==> flow/design.v <==
`timescale 1ns/1ps
module SIMD(clk,rst,opcode,funct3,funct7,rd_data1,rd_data2,rd_data3,w_add,immed,instrc_add,wr_add,wr_data );
input clk;   
input rst;   
input [6:0] opcode;  
input [2:0] funct3;  
input [6:0] funct7;  
input [15:0] rd_data1;   
input [15:0] rd_data2;   
input [15:0] rd_data3;   
input [4:0] w_add;   
input [11:0] immed;  
output [6:0]instrc_add;
output [4:0] wr_add;     
output [15:0] wr_data;   
wire [1:0]mode;
reg [12:0]op;
wire [3:0]scr_r;
wire scr;
wire [2:0]op_r;
wire [1:0]mac_hl;
wire [15:0]sig_ex;
wire [6:0]n_instrc_add;
wire [1:0]alu_mode;
wire [12:0]alu_op;
wire alu_scr;
wire signed[15:0]source1;
wire [15:0]data2;
wire signed[15:0]source3;
wire [15:0]exsig_data;
wire signed[15:0]source2;
wire signed[7:0]source1_8_1;
wire signed[7:0]source1_8_2;
wire signed[7:0]source2_8_1;
wire signed[7:0]source2_8_2;
wire signed[7:0]source3_8_1;
wire signed[7:0]source3_8_2;
wire signed[3:0]source1_4_1;
wire signed[3:0]source1_4_2;
wire signed[3:0]source1_4_3;
wire signed[3:0]source1_4_4;
wire signed[3:0]source2_4_1;
wire signed[3:0]source2_4_2;
wire signed[3:0]source2_4_3;
wire signed[3:0]source2_4_4;
wire signed[3:0]source3_4_1;
wire signed[3:0]source3_4_2;
wire signed[3:0]source3_4_3;
wire signed[3:0]source3_4_4;
reg [15:0]result_reg;
reg [31:0]mul_reg;
reg[91:0] pip_reg;
reg [6:0] instrc_add;  
assign scr_r=opcode[3:0];
assign op_r=opcode[6:4];
assign mac_hl=funct7[1:0];
always @(posedge clk)
    begin
        if(!rst)
            instrc_add<=0;
        else
            instrc_add<=n_instrc_add;
    end
assign mode=(funct3==3'b001)? 2'b01:
            (funct3==3'b010)? 2'b10:
            (funct3==3'b100)? 2'b11:2'b00;
assign scr=(scr_r==4'b0011)? 1:0;
always @ (opcode or funct7 or mac_hl)
    begin
        case (opcode)
            7'b0111011:begin
                            case(funct7)
                                7'b0000000: op=13'b0000_0000_0000_1;  
                                7'b0100000: op=13'b0000_0000_0001_0;  
                                7'b1000001: op=13'b0000_0000_0010_0;  
                                7'b1000010: op=13'b0000_0000_0100_0;  
                                7'b0001000: op=13'b0000_0000_1000_0;  
                                7'b0010000: op=13'b0000_0001_0000_0;  
                                7'b0011000: op=13'b0000_0010_0000_0;  
                                7'b0110000: op=13'b0000_0100_0000_0;  
                                default:op=13'b0000_0000_0000_0;  
                            endcase
                        end
             7'b1001011:begin
                            case(mac_hl)
                                2'b01:op=13'b0000_1000_0000_0;  
                                2'b10:op=13'b0001_0000_0000_0;  
                                default:op=13'b0000_0000_0000_0;  
                            endcase
                        end
             7'b0100011:op=13'b0010_0000_0000_0;  
             7'b1100011:op=13'b0100_0000_0000_0;  
             7'b1010011:op=13'b1000_0000_0000_0;  
             default:op=13'b0000_0000_0000_0;  
        endcase                                   
    end
assign sig_ex={{4{immed[10]}},immed};
assign n_instrc_add=instrc_add+3'b100;
always @(posedge clk)
    begin
        if(!rst)
            pip_reg <=0;
        else
            begin
                pip_reg[1:0]<=mode;  
                pip_reg[14:2]<=op;  
                pip_reg[15]<=scr;  
                pip_reg[31:16]<= rd_data1;  
                pip_reg[47:32]<= rd_data2;  
                pip_reg[63:48]<= rd_data3;  
                pip_reg[68:64]<= w_add;  
                pip_reg[91:76]<= sig_ex; 
            end 
    end
assign alu_mode=pip_reg[1:0];
assign alu_op=pip_reg[14:2];
assign alu_scr=pip_reg[15];
assign source1=pip_reg[31:16];
assign data2=pip_reg[47:32];
assign source3=pip_reg[63:48];
assign wr_add=pip_reg[68:64];
assign exsig_data=pip_reg[91:76];
assign source2=(alu_scr==1'b0)? data2:exsig_data;
assign source1_8_1=source1[7:0];
assign source1_8_2=source1[15:8];
assign source2_8_1=source2[7:0];
assign source2_8_2=source2[15:8];
assign source3_8_1=source3[7:0];
assign source3_8_2=source3[15:8];
assign source1_4_1=source1[3:0];
assign source1_4_2=source1[7:4];
assign source1_4_3=source1[11:8];
assign source1_4_4=source1[15:12];
assign source2_4_1=source2[3:0];
assign source2_4_2=source2[7:4];
assign source2_4_3=source2[11:8];
assign source2_4_4=source2[15:12];
assign source3_4_1=source3[3:0];
assign source3_4_2=source3[7:4];
assign source3_4_3=source3[11:8];
assign source3_4_4=source3[15:12];
always @(alu_op or alu_mode or source1 or source2 or source3 or source1_8_1 or source1_8_2 or 
         source2_8_1 or source2_8_2 or source3_8_1 or source3_8_2 or source1_4_1 or source1_4_2 or
         source1_4_3 or source1_4_4 or source2_4_1 or source2_4_2 or source2_4_3 or source2_4_4 or
         source3_4_1 or source3_4_2 or source3_4_3 or source3_4_3 or source3_4_4)
    begin
        mul_reg=0;
        result_reg=0;
        case(alu_op)
           13'b0000_0000_0000_1:begin
                                    case(alu_mode)
                                        2'b01:result_reg=source1+source2;  
                                        2'b10:result_reg={source1_8_2+source2_8_2,source1_8_1+source2_8_1};  
                                        2'b11:result_reg={source1_4_4+source2_4_4,source1_4_3+source2_4_3,source1_4_2+source2_4_2,source1_4_1+source2_4_1};  
                                        default:result_reg=0;
                                    endcase
                                end
           13'b0000_0000_0001_0:begin
                                    case(alu_mode)
                                        2'b01:result_reg=source1-source2;  
                                        2'b10:result_reg={source1_8_2-source2_8_2,source1_8_1-source2_8_1};  
                                        2'b11:result_reg={source1_4_4-source2_4_4,source1_4_3-source2_4_3,source1_4_2-source2_4_2,source1_4_1-source2_4_1};  
                                        default:result_reg=0;                       
                                    endcase
                                end
           13'b0000_0000_0010_0:begin
                                    case(alu_mode)
                                        2'b01:begin
                                                mul_reg=source1*source2;  
                                                result_reg=mul_reg[15:0];  
                                              end
                                        2'b10:begin
                                                mul_reg[15:0]=source1_8_1*source2_8_1;  
                                                mul_reg[31:16]=source1_8_2*source2_8_2;
                                                result_reg={mul_reg[23:16],mul_reg[7:0]}; 
                                              end
                                        2'b11:begin
                                                mul_reg[7:0]=source1_4_1*source2_4_1;  
                                                mul_reg[15:8]=source1_4_2*source2_4_2;
                                                mul_reg[23:16]=source1_4_3*source2_4_3;
                                                mul_reg[31:24]=source1_4_4*source2_4_4;
                                                result_reg={mul_reg[27:24],mul_reg[19:16],mul_reg[11:8],mul_reg[3:0]}; 
                                              end
                                        default:begin
                                                    result_reg=0;
                                                    mul_reg=0;
                                                end
                                    endcase
                                end
           13'b0000_0000_0100_0:begin
                                    case(alu_mode)
                                        2'b01:begin 
                                                mul_reg=source1*source2;  
                                                result_reg=mul_reg[31:16];  
                                              end
                                        2'b10:begin
                                                mul_reg[15:0]=source1_8_1*source2_8_1;  
                                                mul_reg[31:16]=source1_8_2*source2_8_2;
                                                result_reg={mul_reg[31:24],mul_reg[15:8]}; 
                                              end
                                        2'b11:begin
                                                mul_reg[7:0]=source1_4_1*source2_4_1;  
                                                mul_reg[15:8]=source1_4_2*source2_4_2;
                                                mul_reg[23:16]=source1_4_3*source2_4_3;
                                                mul_reg[31:24]=source1_4_4*source2_4_4;
                                                result_reg={mul_reg[31:28],mul_reg[23:20],mul_reg[15:12],mul_reg[7:4]}; 
                                              end
                                        default:begin
                                                    result_reg=0;
                                                    mul_reg=0;
                                                end
                                    endcase
                                end
           13'b0000_0000_1000_0:result_reg=source1&source2;  
           13'b0000_0001_0000_0:result_reg=source1|source2;  
           13'b0000_0010_0000_0:result_reg=source1^source2;  
           13'b0000_0100_0000_0:result_reg=~source1;  
           13'b0000_1000_0000_0:begin
                                    case(alu_mode)
                                        2'b01:begin
                                                mul_reg=source1*source2+{{16{1'b0}},source3};  
                                                result_reg=mul_reg[15:0];  
                                              end
                                        2'b10:begin
                                                mul_reg[15:0]=source1_8_1*source2_8_1+{{8{1'b0}},source3_8_1};  
                                                mul_reg[31:16]=source1_8_2*source2_8_2+{{8{1'b0}},source3_8_2};
                                                result_reg={mul_reg[23:16],mul_reg[7:0]}; 
                                              end
                                        2'b11:begin
                                                mul_reg[7:0]=source1_4_1*source2_4_1+{{4{1'b0}},source3_4_1};  
                                                mul_reg[15:8]=source1_4_2*source2_4_2+{{4{1'b0}},source3_4_2};
                                                mul_reg[23:16]=source1_4_3*source2_4_3+{{4{1'b0}},source3_4_3};
                                                mul_reg[31:24]=source1_4_4*source2_4_4+{{4{1'b0}},source3_4_4};
                                                result_reg={mul_reg[27:24],mul_reg[19:16],mul_reg[11:8],mul_reg[3:0]}; 
                                              end
                                        default:begin
                                                    result_reg=0;
                                                    mul_reg=0;
                                                end
                                    endcase
                                end
           13'b0001_0000_0000_0:begin
                                    case(alu_mode)
                                        2'b01:begin
                                                mul_reg=source1*source2+{{16{1'b0}},source3};  
                                                result_reg=mul_reg[31:16];  
                                              end
                                        2'b10:begin
                                                mul_reg[15:0]=source1_8_1*source2_8_1+{{8{1'b0}},source3_8_1};  
                                                mul_reg[31:16]=source1_8_2*source2_8_2+{{8{1'b0}},source3_8_2};
                                                result_reg={mul_reg[31:24],mul_reg[15:8]}; 
                                              end
                                        2'b11:begin
                                                mul_reg[7:0]=source1_4_1*source2_4_1+{{4{1'b0}},source3_4_1};  
                                                mul_reg[15:8]=source1_4_2*source2_4_2+{{4{1'b0}},source3_4_2};
                                                mul_reg[23:16]=source1_4_3*source2_4_3+{{4{1'b0}},source3_4_3};
                                                mul_reg[31:24]=source1_4_4*source2_4_4+{{4{1'b0}},source3_4_4};
                                                result_reg={mul_reg[31:28],mul_reg[23:20],mul_reg[15:12],mul_reg[7:4]}; 
                                              end
                                        default:begin
                                                    result_reg=0;
                                                    mul_reg=0;
                                                end                                    
                                    endcase
                                end
           13'b0010_0000_0000_0:result_reg=(source1<<source2);  
           13'b0100_0000_0000_0:result_reg=(source1>>source2);  
           13'b1000_0000_0000_0:result_reg=(source1<<<source2);  
           default:result_reg=0;
        endcase
    end
assign wr_data=result_reg;
endmodule
# Tool chain data of SIMD

Tool output for the design above, in the order of the flow.
Lines are those of the file above, counted from 1.
Cell names lack the library's common part.
Not given: n/a

Design top: SIMD
Clock port: clk
Standard-cell library: sky130hd
Timing corner: tt_025C_1v80

# After elaboration

Counts by Yosys on the flattened word-level netlist (proc, flatten, opt, wreduce; memories kept). Register bits leave out memories and registers merged into their read ports (data or address); mux counts leave out enables and synchronous resets folded into registers. Print and check cells are left out.

Register bits after elaboration: 89
Input bits: 84
Output and inout bits: 28
Elaborated cells: 98

$add $sub $neg: 22
Multiply operators: 14
Equality and inequality tests: 34
Shifts and indexed selects: 3
Mux-type cells: 15
Bitwise operators: 5
Reductions and logical operators: 2

Operators with widths:

| operator                                             | number |
| multiplier 16 x 16 -> 32 bit                         | 2 |
| multiplier 8 x 8 -> 16 bit                           | 4 |
| parallel mux 16 bit (select 3 bit)                   | 6 |
| multiplier 4 x 4 -> 8 bit                            | 8 |
| parallel mux 16 bit (select 13 bit)                  | 1 |
| parallel mux 13 bit (select 5 bit)                   | 1 |
| parallel mux 8 bit (select 8 bit)                    | 1 |
| equality test 7 bit (second input constant)          | 5 |
| adder 16 x 8 -> 16 bit                               | 2 |
| adder 32 x 16 -> 32 bit                              | 1 |
| adder 8 x 4 -> 8 bit                                 | 4 |
| equality test 7 x 6 -> 1 bit (second input constant) | 4 |
| parallel mux 10 bit (select 2 bit)                   | 1 |
| adder 16 bit                                         | 1 |
| subtractor 16 bit                                    | 1 |
| AND 16 bit                                           | 1 |
| OR 16 bit                                            | 1 |
| bitwise XOR 16 bit                                   | 1 |
| left shift 16 x 16 -> 16 bit                         | 1 |
| right shift 16 x 16 -> 16 bit                        | 1 |
| <<< shifter 16 x 16 -> 16 bit                        | 1 |
| inverter 16 bit                                      | 1 |
| adder 4 bit                                          | 4 |
| subtractor 4 bit                                     | 4 |
| adder 8 bit                                          | 2 |
| subtractor 8 bit                                     | 2 |
| 2-to-1 mux 16 bit                                    | 1 |
| equality test 7 x 5 -> 1 bit (second input constant) | 2 |

Other operator kinds: 26; their cells: 31.

# Depth

Longest topological path by Yosys (ltp), each cell counted once; first at word level (registers and memories cut), then after technology mapping (sequential cells cut; the memories' decode and read muxes count).

Word-level depth: 5
ABC_AREA: 0
Gate-level depth with buffers: 32
Gate-level depth less buffers: 28

# After synthesis

Source: synth_stat.txt of the flow (Yosys; design flattened, memories mapped). It holds for the ABC_AREA given above (unset counts as 0); a run with the other value may have another netlist.
Totals and module areas in this step are rounded.

Mapped cells: 3901
Mapped area: 33080 um^2
Sequential part of the area: 1722 um^2
Flip-flop cells: 86
Buffer cells: 135

Cell types:

| type     | number | total area (um^2) |
| fa_1     | 593    | 1.19E+04 |
| ha_1     | 401    | 5.02E+03 |
| inv_1    | 925    | 3472.08 |
| dfxtp_1  | 86     | 1.72E+03 |
| nand2_1  | 288    | 1.08E+03 |
| xnor2_1  | 115    | 1.01E+03 |
| nor2_1   | 267    | 1E+03 |
| a21oi_1  | 170    | 850.816 |
| o21ai_0  | 108    | 540.518 |
| and2_1   | 81     | 506.736 |
| xor2_1   | 53     | 464.195 |
| clkbuf_1 | 113    | 424.157 |
| mux2i_1  | 40     | 400.384 |
| a21o_1   | 41     | 307.795 |
| nor3_1   | 54     | 270.259 |
| a211oi_1 | 35     | 262.752 |
| nand3_1  | 52     | 260.25 |
| o211ai_1 | 27     | 202.694 |

Not listed: further types 63, cells in them 452.

# Worst setup path after synthesis

OpenSTA on the mapped netlist: ideal clock, no wires. The path of least setup slack (recovery checks aside). Input and output delay are each 20% of the period. Register names are those of the netlist, which keeps one name where synthesis merged equal registers.

Path kind: register -> output
Start point: register pip_reg[15]
End point: output wr_data[14]
Clock period: 10.6 ns
External output delay: 2.120 ns
Time at the first pin: 0.000 ns
Arrival time: 7.891 ns
Data required time: 8.480 ns
Setup slack: 0.589 ns
Path delay: 7.891 ns
Stages: 28
Path buffers: 4
Synthesis period reached: 10.011 ns

"path delay" is the arrival time less input delay plus setup time.
A path that ends at an output port has no setup time.
"stages" counts driving pins, that of a launching flip-flop among them; a cell with two outputs on the path counts twice.
"synthesis period reached" is the clock period less the worst setup slack; recovery checks do not enter. This is arithmetic on one report: input and output delays are still those of the set period (20% each).
The rows between start and end are the longest chain of elaborated cells between them; the timing report does not say that the signal goes this way. Where chains are equally long, one stands for them.
Each line given opens the expression or statement behind the cell; cells for indexed reads and writes are added by Yosys, which also makes memories of some case tables.

Cell sequence: dfxtp_1 -> buf_6 -> buf_2 -> buf_1 -> mux2i_1 -> clkinv_1 -> clkbuf_1 -> nand2_1 -> fa_1 -> fa_1 -> inv_1 -> fa_1 -> inv_1 -> fa_1 -> inv_1 -> fa_1 -> fa_1 -> ha_1 -> a21oi_1 -> o221ai_1 -> a221o_1 -> a221oi_1 -> o21ai_0 -> a2111oi_0 -> nand4_1 -> a2111oi_0 -> nand3_1 -> a211o_1
Cells in the longest elaborated chain: 5

RTL lines, path post-synthesis:

| what                                | RTL line | RTL |
| from (decl)                         | 52       | `reg[91:0] pip_reg;` |
| from (assign)                       | 102      | `pip_reg <=0;` |
| from (assign)                       | 107      | `pip_reg[15]<=scr;` |
| 2-to-1 mux 16 bit                   | 123      | `assign source2=(alu_scr==1'b0)? data2:exsig_data;` |
| multiplier 4 x 4 -> 8 bit           | 257      | `mul_reg[31:24]=source1_4_4*source2_4_4+{{4{1'b0}},source3_4_4};` |
| adder 8 x 4 -> 8 bit                | 257      |  |
| parallel mux 16 bit (select 3 bit)  | 243      | `case(alu_mode)` |
| parallel mux 16 bit (select 13 bit) | 149      | `case(alu_op)` |
| to (decl)                           | 15       | `output [15:0] wr_data;` |

# Timing after layout

From the final timing report of run 1: the path of least setup slack in the routed layout; clock arrival at registers is part of the times.

Path kind: register -> output
Start point: register pip_reg[15]
End point: output wr_data[11]
Clock period: 14.5 ns
External output delay: 2.90 ns
Time at the first pin: 0.39 ns
Arrival time: 12.35 ns
Data required time: 11.60 ns
Setup slack: -0.75 ns
Stages: 28
Path buffers: 2

The rows between start and end are the longest chain of elaborated cells between them; the timing report does not say that the signal goes this way. Where chains are equally long, one stands for them.

Cell sequence: dfxtp_2 -> buf_4 -> mux2i_2 -> inv_1 -> nand2_1 -> inv_1 -> fa_1 -> inv_1 -> fa_1 -> fa_1 -> inv_1 -> fa_1 -> fa_1 -> inv_1 -> fa_1 -> inv_1 -> ha_1 -> nand3_1 -> nor4_2 -> o211ai_1 -> nand3_1 -> a221o_1 -> and3_1 -> nor2_1 -> xnor2_1 -> a2111oi_2 -> o21ai_1 -> clkdlybuf4s50_1
Cells in the longest elaborated chain: 5

RTL lines, path after layout:

| what                                | RTL line | RTL |
| from (decl)                         | 52       | `reg[91:0] pip_reg;` |
| from (assign)                       | 102      | `pip_reg <=0;` |
| from (assign)                       | 107      | `pip_reg[15]<=scr;` |
| 2-to-1 mux 16 bit                   | 123      | `assign source2=(alu_scr==1'b0)? data2:exsig_data;` |
| multiplier 4 x 4 -> 8 bit           | 256      | `mul_reg[23:16]=source1_4_3*source2_4_3+{{4{1'b0}},source3_4_3};` |
| adder 8 x 4 -> 8 bit                | 256      |  |
| parallel mux 16 bit (select 3 bit)  | 243      | `case(alu_mode)` |
| parallel mux 16 bit (select 13 bit) | 149      | `case(alu_op)` |
| to (decl)                           | 15       | `output [15:0] wr_data;` |

## Implementation results

Settings and measured results of 6 stored flow runs for module SIMD (sky130hd), not sorted in any way. The constraints put input and output delay at 20% of the set period each and load the outputs with 0.01 pF.
"period reached" is the run's clock period less its worst setup slack. It is reckoned from that one timing run; input and output delays stay at 20% of the period that was set.
"time used up by the worst setup path" means the part of the period allowed to the worst setup path (the constraints hold back 20% at inputs and 20% at outputs) less its slack; where the path has registers, the arrival times of their clocks count too.
"total power of the final layout" rests on the timing tool's default activity at the inputs, not on a simulated workload.
Values from the reports are rounded here.
A setting shown as - is not set for that run.
Among the results, - means that no value is shown for the run.

| setting or result                         | run 1              | run 2 | run 3              | run 4              | run 5 | run 6 |
| CELL_PAD_IN_SITES_DETAIL_PLACEMENT        | 0                  | -     | -                  | -                  | 2     | 1     |
| CELL_PAD_IN_SITES_GLOBAL_PLACEMENT        | 3                  | 1     | -                  | -                  | -     | -     |
| CORE_ASPECT_RATIO                         | 0.87               | 0.64  | -                  | -                  | -     | 0.75  |
| CORE_MARGIN                               | 3                  | 2     | 2                  | 2                  | 10    | 7     |
| CORE_UTILIZATION                          | 19                 | 33    | 20                 | 40                 | 72    | 61    |
| GPL_TIMING_DRIVEN                         | 1                  | 0     | -                  | -                  | 0     | -     |
| MAX_ROUTING_LAYER                         | met5               | met4  | -                  | -                  | met4  | -     |
| MIN_ROUTING_LAYER                         | met2               | met2  | -                  | -                  | met2  | -     |
| PLACE_DENSITY                             | 0.38               | 0.63  | -                  | -                  | -     | -     |
| SETUP_SLACK_MARGIN                        | -1.24              | 1.18  | -                  | -                  | -0.69 | -     |
| TNS_END_PERCENT                           | 50                 | 35    | -                  | 20                 | 20    | -     |
| period_ns                                 | 14.5               | 18.1  | 10.6               | 10.6               | 7.26  | 8.54  |
| CAP_MARGIN                                | 20                 | 20    | 20                 | 20                 | 30    | 30    |
| SLEW_MARGIN                               | 20                 | 35    | 20                 | 20                 | 20    | 20    |
| ABC_AREA                                  | -                  | 0     | -                  | -                  | 1     | -     |
| CTS_CLUSTER_DIAMETER                      | -                  | 92    | -                  | 36                 | 116   | -     |
| CTS_CLUSTER_SIZE                          | -                  | 35    | -                  | -                  | -     | 20    |
| HOLD_SLACK_MARGIN                         | -                  | -     | -                  | -0.04              | 0.19  | 0.08  |
| GPL_ROUTABILITY_DRIVEN                    | -                  | -     | -                  | -                  | 0     | -     |
| total power of the final layout (mW)      | 3.194              | -     | 3.935              | 3.718              | -     | -     |
| post-synthesis cell area (um^2)           | 33080              | -     | 33080              | 33080              | -     | -     |
| worst hold slack in the final report (ns) | 0.480              | -     | 0.487              | 0.486              | -     | -     |
| time used up by the worst setup path (ns) | 12.35              | -     | 8.24               | 8.40               | -     | -     |
| critical path kind                        | register -> output | -     | register -> output | register -> output | -     | -     |
| worst setup slack after layout (ns)       | -0.750             | -     | 0.241              | 0.084              | -     | -     |
| post-route setup TNS (ns)                 | -1.672             | -     | 0.000              | 0.000              | -     | -     |
| area inside the die boundary (um^2)       | 179200             | -     | 168700             | 85030              | -     | -     |
| period reached (ns)                       | 15.250             | -     | 10.359             | 10.516             | -     | -     |
| standard-cell area after routing (um^2)   | 38090              | -     | 38430              | 36850              | -     | -     |

Run 2: no results, routing failed with GRT-0116
Run 5: no results, placement failed with DPL-0033
Run 6: no results, placement failed with DPL-0033
